==> flow/design.v <==
`timescale 1us / 1ps
module ARTAU(
    input radar_echo,
    input scan_for_target,
    input [31:0] jet_speed,
    input [31:0] max_safe_distance,
    input RST,
    input CLK,
    output reg radar_pulse_trigger,
    output reg [31:0] distance_to_target,
    output reg threat_detected,
    output reg [1:0] ARTAU_state
);
reg [31:0] distance1;   
reg [31:0] distance2;   
reg [11:0] elapsed_time;   
reg have_prev;          
parameter c0 = 300000000;   
parameter radar_pulse_duration = 300;   
parameter max_listen_time = 2000;   
parameter assess_timeout = 3000;   
wire [40:0] echo_product = c0 * elapsed_time;
wire [40:0] echo_distance = echo_product / 2000;
wire [11:0] elapsed_ms = elapsed_time / 1000;
wire [44:0] predicted_distance = distance2 + jet_speed * elapsed_ms;
always @(posedge CLK or posedge RST) begin
    if (RST) begin
        ARTAU_state <= 2'b00;   
        radar_pulse_trigger <= 0;
        distance_to_target <= 0;
        threat_detected <= 0;
        distance1 <= 0;
        elapsed_time <= 0;
        have_prev <= 0;
    end else begin
        case (ARTAU_state)
            2'b00:   
                if (scan_for_target) begin
                    radar_pulse_trigger <= 1;
                    ARTAU_state <= 2'b01;   
                end
            2'b01:   
                if (elapsed_time < radar_pulse_duration) begin
                    radar_pulse_trigger <= 1;
                    elapsed_time <= elapsed_time + 100;   
                end else begin
                    radar_pulse_trigger <= 0;
                    elapsed_time <= 0;
                    ARTAU_state <= 2'b10;   
                end
            2'b10:   
                if (elapsed_time < max_listen_time) begin
                    if (radar_echo) begin
                        distance1 <= distance2;
                        distance2 <= echo_distance[31:0];
                        elapsed_time <= 0;
                        if (have_prev) begin
                            ARTAU_state <= 2'b11;   
                        end else begin
                            have_prev <= 1;
                            radar_pulse_trigger <= 1;
                            ARTAU_state <= 2'b01;   
                        end
                    end else begin
                        elapsed_time <= elapsed_time + 100;
                    end
                end else begin
                    ARTAU_state <= 2'b00;
                    radar_pulse_trigger <= 0;
                    distance_to_target <= 0;
                    threat_detected <= 0;
                    elapsed_time <= 0;
                    have_prev <= 0;
                end
            2'b11:   
                if (elapsed_time < assess_timeout) begin
                    distance_to_target <= distance2;
                    threat_detected <= (predicted_distance < distance1) && distance2 < max_safe_distance;
                    if (scan_for_target) begin
                        radar_pulse_trigger <= 1;
                        elapsed_time <= 0;
                        ARTAU_state <= 2'b01;   
                    end else begin
                        elapsed_time <= elapsed_time + 100;
                    end
                end else begin
                    ARTAU_state <= 2'b00;
                    radar_pulse_trigger <= 0;
                    distance_to_target <= 0;
                    threat_detected <= 0;
                    elapsed_time <= 0;
                    have_prev <= 0;
                end
        endcase
    end
end
endmodule
module ECSU(
    input CLK,
    input RST,
    input thunderstorm,
    input [5:0] wind,
    input [1:0] visibility,
    input signed [7:0] temperature,
    output reg severe_weather,
    output reg emergency_landing_alert,
    output reg [1:0] ECSU_state
);
    parameter ALL_CLEAR = 2'b00;
    parameter CAUTION = 2'b01;
    parameter HIGH_ALERT = 2'b10;
    parameter EMERGENCY = 2'b11;
    reg [1:0] current_state, next_state;
    always @(posedge CLK or posedge RST) begin
        if (RST) begin
            current_state <= ALL_CLEAR;
        end else begin
            current_state <= next_state;
        end
    end
    always @(*) begin
        severe_weather = (current_state == HIGH_ALERT) || (current_state == EMERGENCY);
        emergency_landing_alert = (current_state == EMERGENCY);
        ECSU_state = current_state;
    end
    always @(*) begin
        next_state = current_state;
        case (current_state)
            ALL_CLEAR: begin
                if (wind >= 11 && wind <= 15)  
                    next_state = CAUTION;
                else if (visibility == 2'b01)  
                    next_state = CAUTION;
                else if (thunderstorm || wind > 15 || temperature > 35 || temperature < -35 || visibility == 2'b11) begin
                    next_state = HIGH_ALERT;
                end
            end
            CAUTION: begin
                if (wind <= 10 && visibility == 2'b00)  
                    next_state = ALL_CLEAR;
                else if (thunderstorm || wind > 15 || temperature > 35 || temperature < -35 || visibility == 2'b11) begin
                    next_state = HIGH_ALERT;
                end
            end
            HIGH_ALERT: begin
                if (temperature < -40 || temperature > 40 || wind > 20) begin
                    next_state = EMERGENCY;
                end else if (!thunderstorm && wind <= 10 && temperature >= -35 && temperature <= 35 && visibility != 2'b11) begin
                    next_state = CAUTION;
                end
            end
            EMERGENCY: begin
            end
        endcase
    end
endmodule
`timescale 1us / 1ps
module ICMS(
    input CLK,
    input RST,
    input radar_echo,
    input scan_for_target,
    input [31:0] jet_speed,
    input [31:0] max_safe_distance,
    input [5:0] wind,
    input thunderstorm,
    input [1:0] visibility,
    input signed [7:0] temperature,
    output radar_pulse_trigger,
    output [31:0] distance_to_target,
    output safe_to_engage,
    output threat_detected,
    output emergency_landing_alert,
    output [1:0] ECSU_state,  
    output [1:0] ARTAU_state
);
   wire severe_weather;
   ARTAU artau_inst (
       .radar_echo(radar_echo),
       .scan_for_target(scan_for_target),
       .jet_speed(jet_speed),
       .max_safe_distance(max_safe_distance),
       .RST(RST),
       .CLK(CLK),
       .radar_pulse_trigger(radar_pulse_trigger),
       .distance_to_target(distance_to_target),
       .threat_detected(threat_detected),
       .ARTAU_state(ARTAU_state)
   );
   ECSU ecsu_inst (
       .CLK(CLK),
       .RST(RST),
       .thunderstorm(thunderstorm),
       .wind(wind),
       .visibility(visibility),
       .temperature(temperature),
       .severe_weather(severe_weather),
       .emergency_landing_alert(emergency_landing_alert),
       .ECSU_state(ECSU_state)
   );
   assign safe_to_engage = (threat_detected) && (!severe_weather);
endmodule
# From RTL to reports: ICMS
# Each step is given for the RTL above and for the edited RTL.
# Lines under "before" count in the file above, lines under "after" in the edited file.
# "change" is "after" less "before", of the values as shown; "change_rel_pct" is that difference over "before", in percent.
# Operators carry their Yosys type and port widths (W data, S select, Z words).
# Cell names lack the library's common part.
# A cell with n/a has no value.
[design] design="ICMS" clock_port="CLK" lib="sky130hd" pvt_corner="tt_025C_1v80"

# Edit of the RTL
# Unified diff, file above to edited file.
# The edit is scripted: it alters the design's behaviour and was not made to optimise anything.
# begin of diff
@@ -112,8 +112,6 @@
     parameter EMERGENCY = 2'b11;
     reg [1:0] current_state, next_state;
-    always @(posedge CLK or posedge RST) begin
-        if (RST) begin
-            current_state <= ALL_CLEAR;
-        end else begin
+    always @(posedge CLK) begin
+        begin
             current_state <= next_state;
         end
# end of diff

# Word level
# Source: Yosys, flattened and elaborated, memories not mapped. Widths are those after wreduce. Registers that Yosys merges into a memory's read port (data or address) are not register bits. Print and check cells do not count. Equal cells are merged and count once.
[bits] element="reg_bits" before=115 after=115 change=0 change_rel_pct=0.00
[bits] element="in_bits" before=85 after=85 change=0 change_rel_pct=0.00
[bits] element="output_inout_bits" before=40 after=40 change=0 change_rel_pct=0.00
[bits] element="wordCells" before=115 after=115 change=0 change_rel_pct=0.00
[classes] element="addsub" before=2 after=2 change=0 change_rel_pct=0.00
[classes] element="n_mul" before=2 after=2 change=0 change_rel_pct=0.00
[classes] element="div_mod_pow" before=2 after=2 change=0 change_rel_pct=0.00
[classes] element="cmp" before=16 after=16 change=0 change_rel_pct=0.00
[classes] element="eq_ne" before=15 after=15 change=0 change_rel_pct=0.00
[classes] element="n_mux" before=37 after=37 change=0 change_rel_pct=0.00
[classes] element="n_logic" before=2 after=2 change=0 change_rel_pct=0.00
[classes] element="reduce_and_logical" before=30 after=30 change=0 change_rel_pct=0.00
[op_table] operator="$mux W2" before=12 after=12 change=0 change_rel_pct=0.00
[op_table] operator="$mux W1" before=11 after=11 change=0 change_rel_pct=0.00
[op_table] operator="$logic_and A1 B1 Y1" before=8 after=8 change=0 change_rel_pct=0.00
[op_table] operator="$logic_or A1 B1 Y1" before=7 after=7 change=0 change_rel_pct=0.00
[op_table] operator="$eq A2 B2 Y1 const B" before=5 after=5 change=0 change_rel_pct=0.00
[op_table] operator="$mux W12" before=5 after=5 change=0 change_rel_pct=0.00
[op_table] operator="$ne A2 B2 Y1 const B" before=4 after=4 change=0 change_rel_pct=0.00
[op_table] operator="$reduce_and A3 Y1" before=4 after=4 change=0 change_rel_pct=0.00
[op_table] operator="$eq A2 B1 Y1 const B" before=3 after=3 change=0 change_rel_pct=0.00
[op_table] operator="$logic_not A2 Y1" before=3 after=3 change=0 change_rel_pct=0.00
[op_table] operator="$gt A8 B7 Y1 const B" before=2 after=2 change=0 change_rel_pct=0.00
[op_table] operator="$le A6 B4 Y1 const B" before=2 after=2 change=0 change_rel_pct=0.00
[op_table] operator="$logic_not A1 Y1" before=2 after=2 change=0 change_rel_pct=0.00
[op_table] operator="$lt A8 B7 Y1 const B" before=2 after=2 change=0 change_rel_pct=0.00
[op_table] operator="$mux W32" before=2 after=2 change=0 change_rel_pct=0.00
[op_table] operator="$ne A3 B3 Y1 const B" before=2 after=2 change=0 change_rel_pct=0.00
[op_table] operator="$not A1 Y1" before=2 after=2 change=0 change_rel_pct=0.00
[op_table] operator="$pmux W1 S2" before=2 after=2 change=0 change_rel_pct=0.00
[op_table] operator="$reduce_and A2 Y1" before=2 after=2 change=0 change_rel_pct=0.00
[op_table] operator="$add A12 B7 Y12 const B" before=1 after=1 change=0 change_rel_pct=0.00
[op_table] operator="$add A32 B45 Y45" before=1 after=1 change=0 change_rel_pct=0.00
[op_table] operator="$div A12 B10 Y32 const B" before=1 after=1 change=0 change_rel_pct=0.00
[op_table] operator="$div A41 B11 Y41 const B" before=1 after=1 change=0 change_rel_pct=0.00
[op_table] operator="$ge A6 B4 Y1 const B" before=1 after=1 change=0 change_rel_pct=0.00
[op_table] operator="$ge A8 B7 Y1 const B" before=1 after=1 change=0 change_rel_pct=0.00
[op_table] operator="$gt A6 B4 Y1 const B" before=1 after=1 change=0 change_rel_pct=0.00
[op_table] operator="$gt A6 B5 Y1 const B" before=1 after=1 change=0 change_rel_pct=0.00
[op_table] operator="$le A8 B7 Y1 const B" before=1 after=1 change=0 change_rel_pct=0.00
# The list need not be complete.

# Logic depth
# Yosys ltp: most cells in a row. Word level: on the elaborated netlist, between registers, memories and ports. Mapped: between sequential cells and ports; inverters and the memories' decode and read muxes count.
[depth] element="depth_word" before=9 after=9 change=0 change_rel_pct=0.00
[depth] element="ABC_AREA" before="0" after="0"
[depth] element="mapped_depth" before=119 after=125 change=6 change_rel_pct=5.04
[depth] element="ltp_nobuf" before=103 after=108 change=5 change_rel_pct=4.85

# Netlist
# Yosys stat after the flow's synthesis: flattened, memories mapped to cells. It holds for the ABC_AREA given above (unset counts as 0); a run with the other value may have another netlist.
[synth_totals] element="cells" before=3088 after=3102 change=14 change_rel_pct=0.45
[synth_totals] element="area_um2" before=24708.7 after=25331.8 change=623.1 change_rel_pct=2.52
[synth_totals] element="seq_area_um2" before=2907.8 after=2917.8 change=10.0 change_rel_pct=0.34
[synth_totals] element="ff_cells" before=110 after=110 change=0 change_rel_pct=0.00
[synth_totals] element="buf_cells" before=106 after=109 change=3 change_rel_pct=2.83
[types] type="a21oi_1" before=227 after=204 change=-23 change_rel_pct=-10.13
[types] type="buf_4" before=9 after=32 change=23 change_rel_pct=255.56
[types] type="nand3_1" before=60 after=82 change=22 change_rel_pct=36.67
[types] type="clkbuf_1" before=55 after=34 change=-21 change_rel_pct=-38.18
[types] type="nand2_1" before=303 after=283 change=-20 change_rel_pct=-6.60
[types] type="nor2_1" before=166 after=150 change=-16 change_rel_pct=-9.64
[types] type="o2111ai_1" before=10 after=26 change=16 change_rel_pct=160.00
[types] type="nand4_1" before=36 after=50 change=14 change_rel_pct=38.89
[types] type="o211a_1" before=11 after=24 change=13 change_rel_pct=118.18
[types] type="o21ai_0" before=115 after=103 change=-12 change_rel_pct=-10.43
[types] type="o211ai_1" before=50 after=38 change=-12 change_rel_pct=-24.00
[types] type="or4_1" before=14 after=4 change=-10 change_rel_pct=-71.43
[types] type="nor3_1" before=70 after=79 change=9 change_rel_pct=12.86
[types] type="o21ai_1" before=34 after=43 change=9 change_rel_pct=26.47
[types] type="a21o_1" before=31 after=40 change=9 change_rel_pct=29.03
[types] type="o31ai_1" before=23 after=14 change=-9 change_rel_pct=-39.13
[types] type="nor3b_1" before=4 after=13 change=9 change_rel_pct=225.00
[types] type="a21oi_2" before=3 after=12 change=9 change_rel_pct=300.00
# The list need not be complete.
# The figures by module come from a second, unflattened synthesis with its own total; it is not the netlist above.
[unflattened] element="hier_cells" before=3135 after=3125 change=-10 change_rel_pct=-0.32
[unflattened] element="hier_area_um2" before=25238.0 after=25169.1 change=-68.9 change_rel_pct=-0.27
# Each row is one instance without its submodules.
[by_module_before] module="ARTAU" instances=1 n_cells=3080 area_um2=24810.0 mod_seq_area_um2=2857.7
[by_module_before] module="ECSU" instances=1 n_cells=54 area_um2=414.1 mod_seq_area_um2=50.0
[by_module_before] module="ICMS" instances=1 n_cells=1 area_um2=13.8 mod_seq_area_um2=0.0
[by_module_after] module="ARTAU" instances=1 n_cells=3080 area_um2=24810.0 mod_seq_area_um2=2857.7
[by_module_after] module="ECSU" instances=1 n_cells=44 area_um2=345.3 mod_seq_area_um2=60.1
[by_module_after] module="ICMS" instances=1 n_cells=1 area_um2=13.8 mod_seq_area_um2=0.0

# Path before layout
# OpenSTA on the mapped netlist: ideal clock, no wires. The path of least setup slack (recovery checks aside). Input and output delay are each 20% of the period. Register names are those of the netlist, which keeps one name where synthesis merged equal registers.
[synth_timing] element="kind" before="register -> register" after="register -> register"
[synth_timing] element="start" before="register artau_inst.elapsed_time[3]" after="register artau_inst.elapsed_time[3]"
[synth_timing] element="end" before="register artau_inst.distance2[0]" after="register artau_inst.distance2[0]"
[synth_timing] element="period_ns" before=30.0 after=30.0 change=0.0 change_rel_pct=0.00
[synth_timing] element="setup_time_ns" before=0.270 after=0.266 change=-0.004
[synth_timing] element="t_first_pin_ns" before=0.000 after=0.000 change=0.000
[synth_timing] element="arrival_ns" before=26.620 after=26.037 change=-0.583 change_rel_pct=-2.19
[synth_timing] element="t_required_ns" before=29.730 after=29.734 change=0.004 change_rel_pct=0.01
[synth_timing] element="slack_ns" before=3.110 after=3.697 change=0.587
[synth_timing] element="path_delay_ns" before=26.890 after=26.303 change=-0.587 change_rel_pct=-2.18
[synth_timing] element="driving_pins" before=105 after=119 change=14 change_rel_pct=13.33
[synth_timing] element="n_path_buf" before=9 after=15 change=6 change_rel_pct=66.67
[synth_timing] element="synth_period_reached_ns" before=26.89 after=26.303 change=-0.587 change_rel_pct=-2.18
# "path_delay_ns" is the arrival time less input delay plus setup time.
# "driving_pins": output pins that drive a net of the path, with the launching flip-flop's if there is one; two outputs of one cell count as two.
# "synth_period_reached_ns" = period - worst setup slack (recovery checks aside). The figure is calculated, with input and output delays left at 20% of the set period.
# The rows between start and end are the longest chain of elaborated cells between them; the timing report does not say that the signal goes this way. Where chains are equally long, one stands for them.
# A line is the first line of the expression or statement that the cell stems from. Yosys adds cells for indexed reads and writes and turns some case tables into memories.
# A register here has more assigning lines than the two given.
# before: Ways into the end's enable are left out, as the timed path ends at the data pin.
[synth_via_before] cell_sequence="dfrtp_1 -> fa_1 -> ha_1 -> fa_1 -> inv_1 -> fa_1 -> fa_1 -> inv_1 -> ha_1 -> a21oi_1 -> o21ai_0 -> or4_1 -> mux2_2 -> and2_1 -> buf_2 -> or4_4 -> o211ai_2 -> mux2i_1 -> [... 69 more ...] -> nand2_1 -> nor4_1 -> o311ai_4 -> and2_1 -> clkbuf_1 -> xnor2_1 -> ha_1 -> inv_1 -> nor4_4 -> a31oi_2 -> inv_1 -> ha_1 -> nor3b_1 -> nor4bb_1 -> a21oi_1 -> o221a_2 -> o22ai_1 -> nand4_1" elab_chain_len=2 cone_cells=2 cone_lines=2 classes_between="mul: 1; div: 1"
[synth_rtl_before] element="start: declaration" line_no=16 rtl="reg [11:0] elapsed_time;"
[synth_rtl_before] element="start: assignment" line_no=45 rtl="elapsed_time <= elapsed_time + 100;"
[synth_rtl_before] element="start: assignment" line_no=65 rtl="elapsed_time <= elapsed_time + 100;"
[synth_rtl_before] element="$mul A21 B12 Y33" line_no=22
[synth_rtl_before] element="$div A41 B11 Y41" line_no=23
[synth_rtl_before] element="end: assignment" line_no=55 rtl="distance2 <= echo_distance[31:0];"
[synth_rtl_before] element="end: declaration" line_no=15 rtl="reg [31:0] distance2;"
# Nets of the timed path that keep an RTL name, with a line that drives or declares them; the list need not be complete.
[synth_nets_before] signal="artau_inst.echo_distance[28]" line_no=23
[synth_nets_before] signal="artau_inst.echo_distance[5]" line_no=23
[synth_nets_before] signal="artau_inst.echo_distance[3]" line_no=23
# after: Ways into the end's enable are left out, as the timed path ends at the data pin.
[synth_via_after] cell_sequence="dfrtp_1 -> fa_1 -> ha_1 -> fa_1 -> inv_1 -> fa_1 -> fa_1 -> inv_1 -> ha_1 -> buf_4 -> a21oi_1 -> o21ai_0 -> a211oi_1 -> a21o_1 -> nand3_1 -> a21oi_4 -> nand3_4 -> inv_2 -> [... 83 more ...] -> o21ai_4 -> inv_2 -> buf_4 -> xnor2_1 -> ha_1 -> nor3b_1 -> o21a_4 -> o2111ai_4 -> nand2_1 -> ha_1 -> nand2b_1 -> a211oi_1 -> o211ai_1 -> a41o_1 -> mux2i_1 -> o211a_1 -> o21a_1 -> o211ai_1" elab_chain_len=2 cone_cells=2 cone_lines=2 classes_between="mul: 1; div: 1"
[synth_rtl_after] element="start: declaration" line_no=16 rtl="reg [11:0] elapsed_time;"
[synth_rtl_after] element="start: assignment" line_no=45 rtl="elapsed_time <= elapsed_time + 100;"
[synth_rtl_after] element="start: assignment" line_no=65 rtl="elapsed_time <= elapsed_time + 100;"
[synth_rtl_after] element="$mul A21 B12 Y33" line_no=22
[synth_rtl_after] element="$div A41 B11 Y41" line_no=23
[synth_rtl_after] element="end: assignment" line_no=55 rtl="distance2 <= echo_distance[31:0];"
[synth_rtl_after] element="end: declaration" line_no=15 rtl="reg [31:0] distance2;"
[synth_nets_after] signal="artau_inst.echo_distance[30]" line_no=23
[synth_nets_after] signal="artau_inst.echo_distance[19]" line_no=23
[synth_nets_after] signal="artau_inst.echo_distance[13]" line_no=23
[synth_nets_after] signal="artau_inst.echo_distance[7]" line_no=23
[synth_nets_after] signal="artau_inst.echo_distance[5]" line_no=23

# Worst path after layout
# From the final timing report of each run of pair 1: the path of least setup slack in the routed layout; clock arrival at registers is part of the times.
[layout_timing] element="kind" before="register -> register" after="register -> register"
[layout_timing] element="start" before="register artau_inst.elapsed_time[10]" after="register artau_inst.elapsed_time[4]"
[layout_timing] element="end" before="register artau_inst.distance2[0]" after="register artau_inst.distance2[0]"
[layout_timing] element="period_ns" before=29.0 after=29.0 change=0.0 change_rel_pct=0.00
[layout_timing] element="setup_time_ns" before=0.26 after=0.24 change=-0.02
[layout_timing] element="t_first_pin_ns" before=0.39 after=0.39 change=0.00 change_rel_pct=0.00
[layout_timing] element="arrival_ns" before=27.86 after=27.63 change=-0.23 change_rel_pct=-0.83
[layout_timing] element="t_required_ns" before=29.13 after=29.16 change=0.03 change_rel_pct=0.10
[layout_timing] element="slack_ns" before=1.27 after=1.53 change=0.26
[layout_timing] element="driving_pins" before=100 after=107 change=7 change_rel_pct=7.00
[layout_timing] element="n_path_buf" before=6 after=6 change=0 change_rel_pct=0.00
# The rows between start and end are the longest chain of elaborated cells between them; the timing report does not say that the signal goes this way. Where chains are equally long, one stands for them.
# A register here has more assigning lines than the two given.
# before: Ways into the end's enable are left out, as the timed path ends at the data pin.
[layout_via_before] cell_sequence="dfrtp_2 -> buf_4 -> fa_1 -> xor2_1 -> ha_1 -> inv_1 -> fa_1 -> inv_1 -> fa_1 -> ha_1 -> ha_1 -> a21oi_2 -> o21ai_1 -> or4_1 -> mux2_2 -> and2_1 -> or4_4 -> o211ai_2 -> [... 64 more ...] -> buf_4 -> inv_1 -> ha_1 -> nand2b_1 -> or3_1 -> nor3_1 -> a211oi_1 -> xnor2_1 -> buf_4 -> nand3_1 -> a211o_1 -> a222oi_1 -> nand3_2 -> buf_4 -> mux2_1 -> nand4_1 -> a22oi_1 -> nand4_1" elab_chain_len=2 cone_cells=2 cone_lines=2 classes_between="mul: 1; div: 1"
[layout_rtl_before] element="start: declaration" line_no=16 rtl="reg [11:0] elapsed_time;"
[layout_rtl_before] element="start: assignment" line_no=45 rtl="elapsed_time <= elapsed_time + 100;"
[layout_rtl_before] element="start: assignment" line_no=65 rtl="elapsed_time <= elapsed_time + 100;"
[layout_rtl_before] element="$mul A21 B12 Y33" line_no=22
[layout_rtl_before] element="$div A41 B11 Y41" line_no=23
[layout_rtl_before] element="end: assignment" line_no=55 rtl="distance2 <= echo_distance[31:0];"
[layout_rtl_before] element="end: declaration" line_no=15 rtl="reg [31:0] distance2;"
# Nets of the timed path that keep an RTL name, with a line that drives or declares them; the list need not be complete.
[layout_nets_before] signal="artau_inst.echo_distance[16]" line_no=23
[layout_nets_before] signal="artau_inst.echo_distance[5]" line_no=23
# after: Ways into the end's enable are left out, as the timed path ends at the data pin.
[layout_via_after] cell_sequence="dfrtp_2 -> fa_1 -> ha_1 -> fa_1 -> inv_1 -> fa_1 -> fa_1 -> inv_1 -> ha_1 -> nand4_4 -> or4b_1 -> o221ai_1 -> nand2_2 -> a22oi_2 -> nand3_4 -> inv_2 -> buf_4 -> a21oi_1 -> [... 71 more ...] -> inv_1 -> ha_1 -> and2b_1 -> and3_1 -> o211ai_1 -> o2111a_1 -> and4bb_1 -> or2_1 -> nand2_1 -> ha_1 -> nand2b_1 -> a211oi_1 -> o211ai_1 -> a41o_1 -> mux2i_1 -> o211a_1 -> o21a_1 -> o211ai_1" elab_chain_len=2 cone_cells=2 cone_lines=2 classes_between="mul: 1; div: 1"
[layout_rtl_after] element="start: declaration" line_no=16 rtl="reg [11:0] elapsed_time;"
[layout_rtl_after] element="start: assignment" line_no=45 rtl="elapsed_time <= elapsed_time + 100;"
[layout_rtl_after] element="start: assignment" line_no=65 rtl="elapsed_time <= elapsed_time + 100;"
[layout_rtl_after] element="$mul A21 B12 Y33" line_no=22
[layout_rtl_after] element="$div A41 B11 Y41" line_no=23
[layout_rtl_after] element="end: assignment" line_no=55 rtl="distance2 <= echo_distance[31:0];"
[layout_rtl_after] element="end: declaration" line_no=15 rtl="reg [31:0] distance2;"
[layout_nets_after] signal="artau_inst.echo_distance[13]" line_no=23
[layout_nets_after] signal="artau_inst.echo_distance[7]" line_no=23
[layout_nets_after] signal="artau_inst.echo_distance[3]" line_no=23

# Layout results
# Both versions went through the flow (Yosys, OpenROAD) with the same settings in each pair. Constraints: input delay and output delay 20% of the set period each, output load 0.01 pF.
[settings_pair_1] CORE_UTILIZATION=40 period_ns=29.0 CAP_MARGIN=20 CORE_MARGIN=2 SLEW_MARGIN=20
[results_pair_1] element="synth_area_um2" before=24708.7 after=25331.8 change=623.1 change_rel_pct=2.52
[results_pair_1] element="die_footprint_um2" before=63776.5 after=65359.5 change=1583.0 change_rel_pct=2.48
[results_pair_1] element="post_route_stdcell_area_um2" before=28657.5 after=28715.0 change=57.5 change_rel_pct=0.20
[results_pair_1] element="final_setup_ws_ns" before=1.270 after=1.533 change=0.263
[results_pair_1] element="hold_worst_slack_ns" before=0.506 after=0.484 change=-0.022
[results_pair_1] element="period_less_ws_ns" before=27.730 after=27.467 change=-0.263 change_rel_pct=-0.95
[settings_pair_2] ABC_AREA=0 CORE_UTILIZATION=17 CTS_CLUSTER_DIAMETER=220 MAX_ROUTING_LAYER="met4" MIN_ROUTING_LAYER="met1" PLACE_DENSITY_LB_ADDON=0.17 SETUP_SLACK_MARGIN=1.67 period_ns=28.4 CAP_MARGIN=20 CORE_MARGIN=2 SLEW_MARGIN=20
[results_pair_2] element="synth_area_um2" before=24708.7 after=25331.8 change=623.1 change_rel_pct=2.52
[results_pair_2] element="die_footprint_um2" before=148410.0 after=152116.0 change=3706.0 change_rel_pct=2.50
[results_pair_2] element="post_route_stdcell_area_um2" before=33619.7 after=32859.0 change=-760.7 change_rel_pct=-2.26
[results_pair_2] element="final_setup_ws_ns" before=2.439 after=2.702 change=0.263
[results_pair_2] element="hold_worst_slack_ns" before=0.492 after=0.488 change=-0.004
[results_pair_2] element="period_less_ws_ns" before=25.961 after=25.698 change=-0.263 change_rel_pct=-1.01
# "period_less_ws_ns" means the clock period less the worst setup slack. The figure is calculated, with input and output delays left at 20% of the set period.
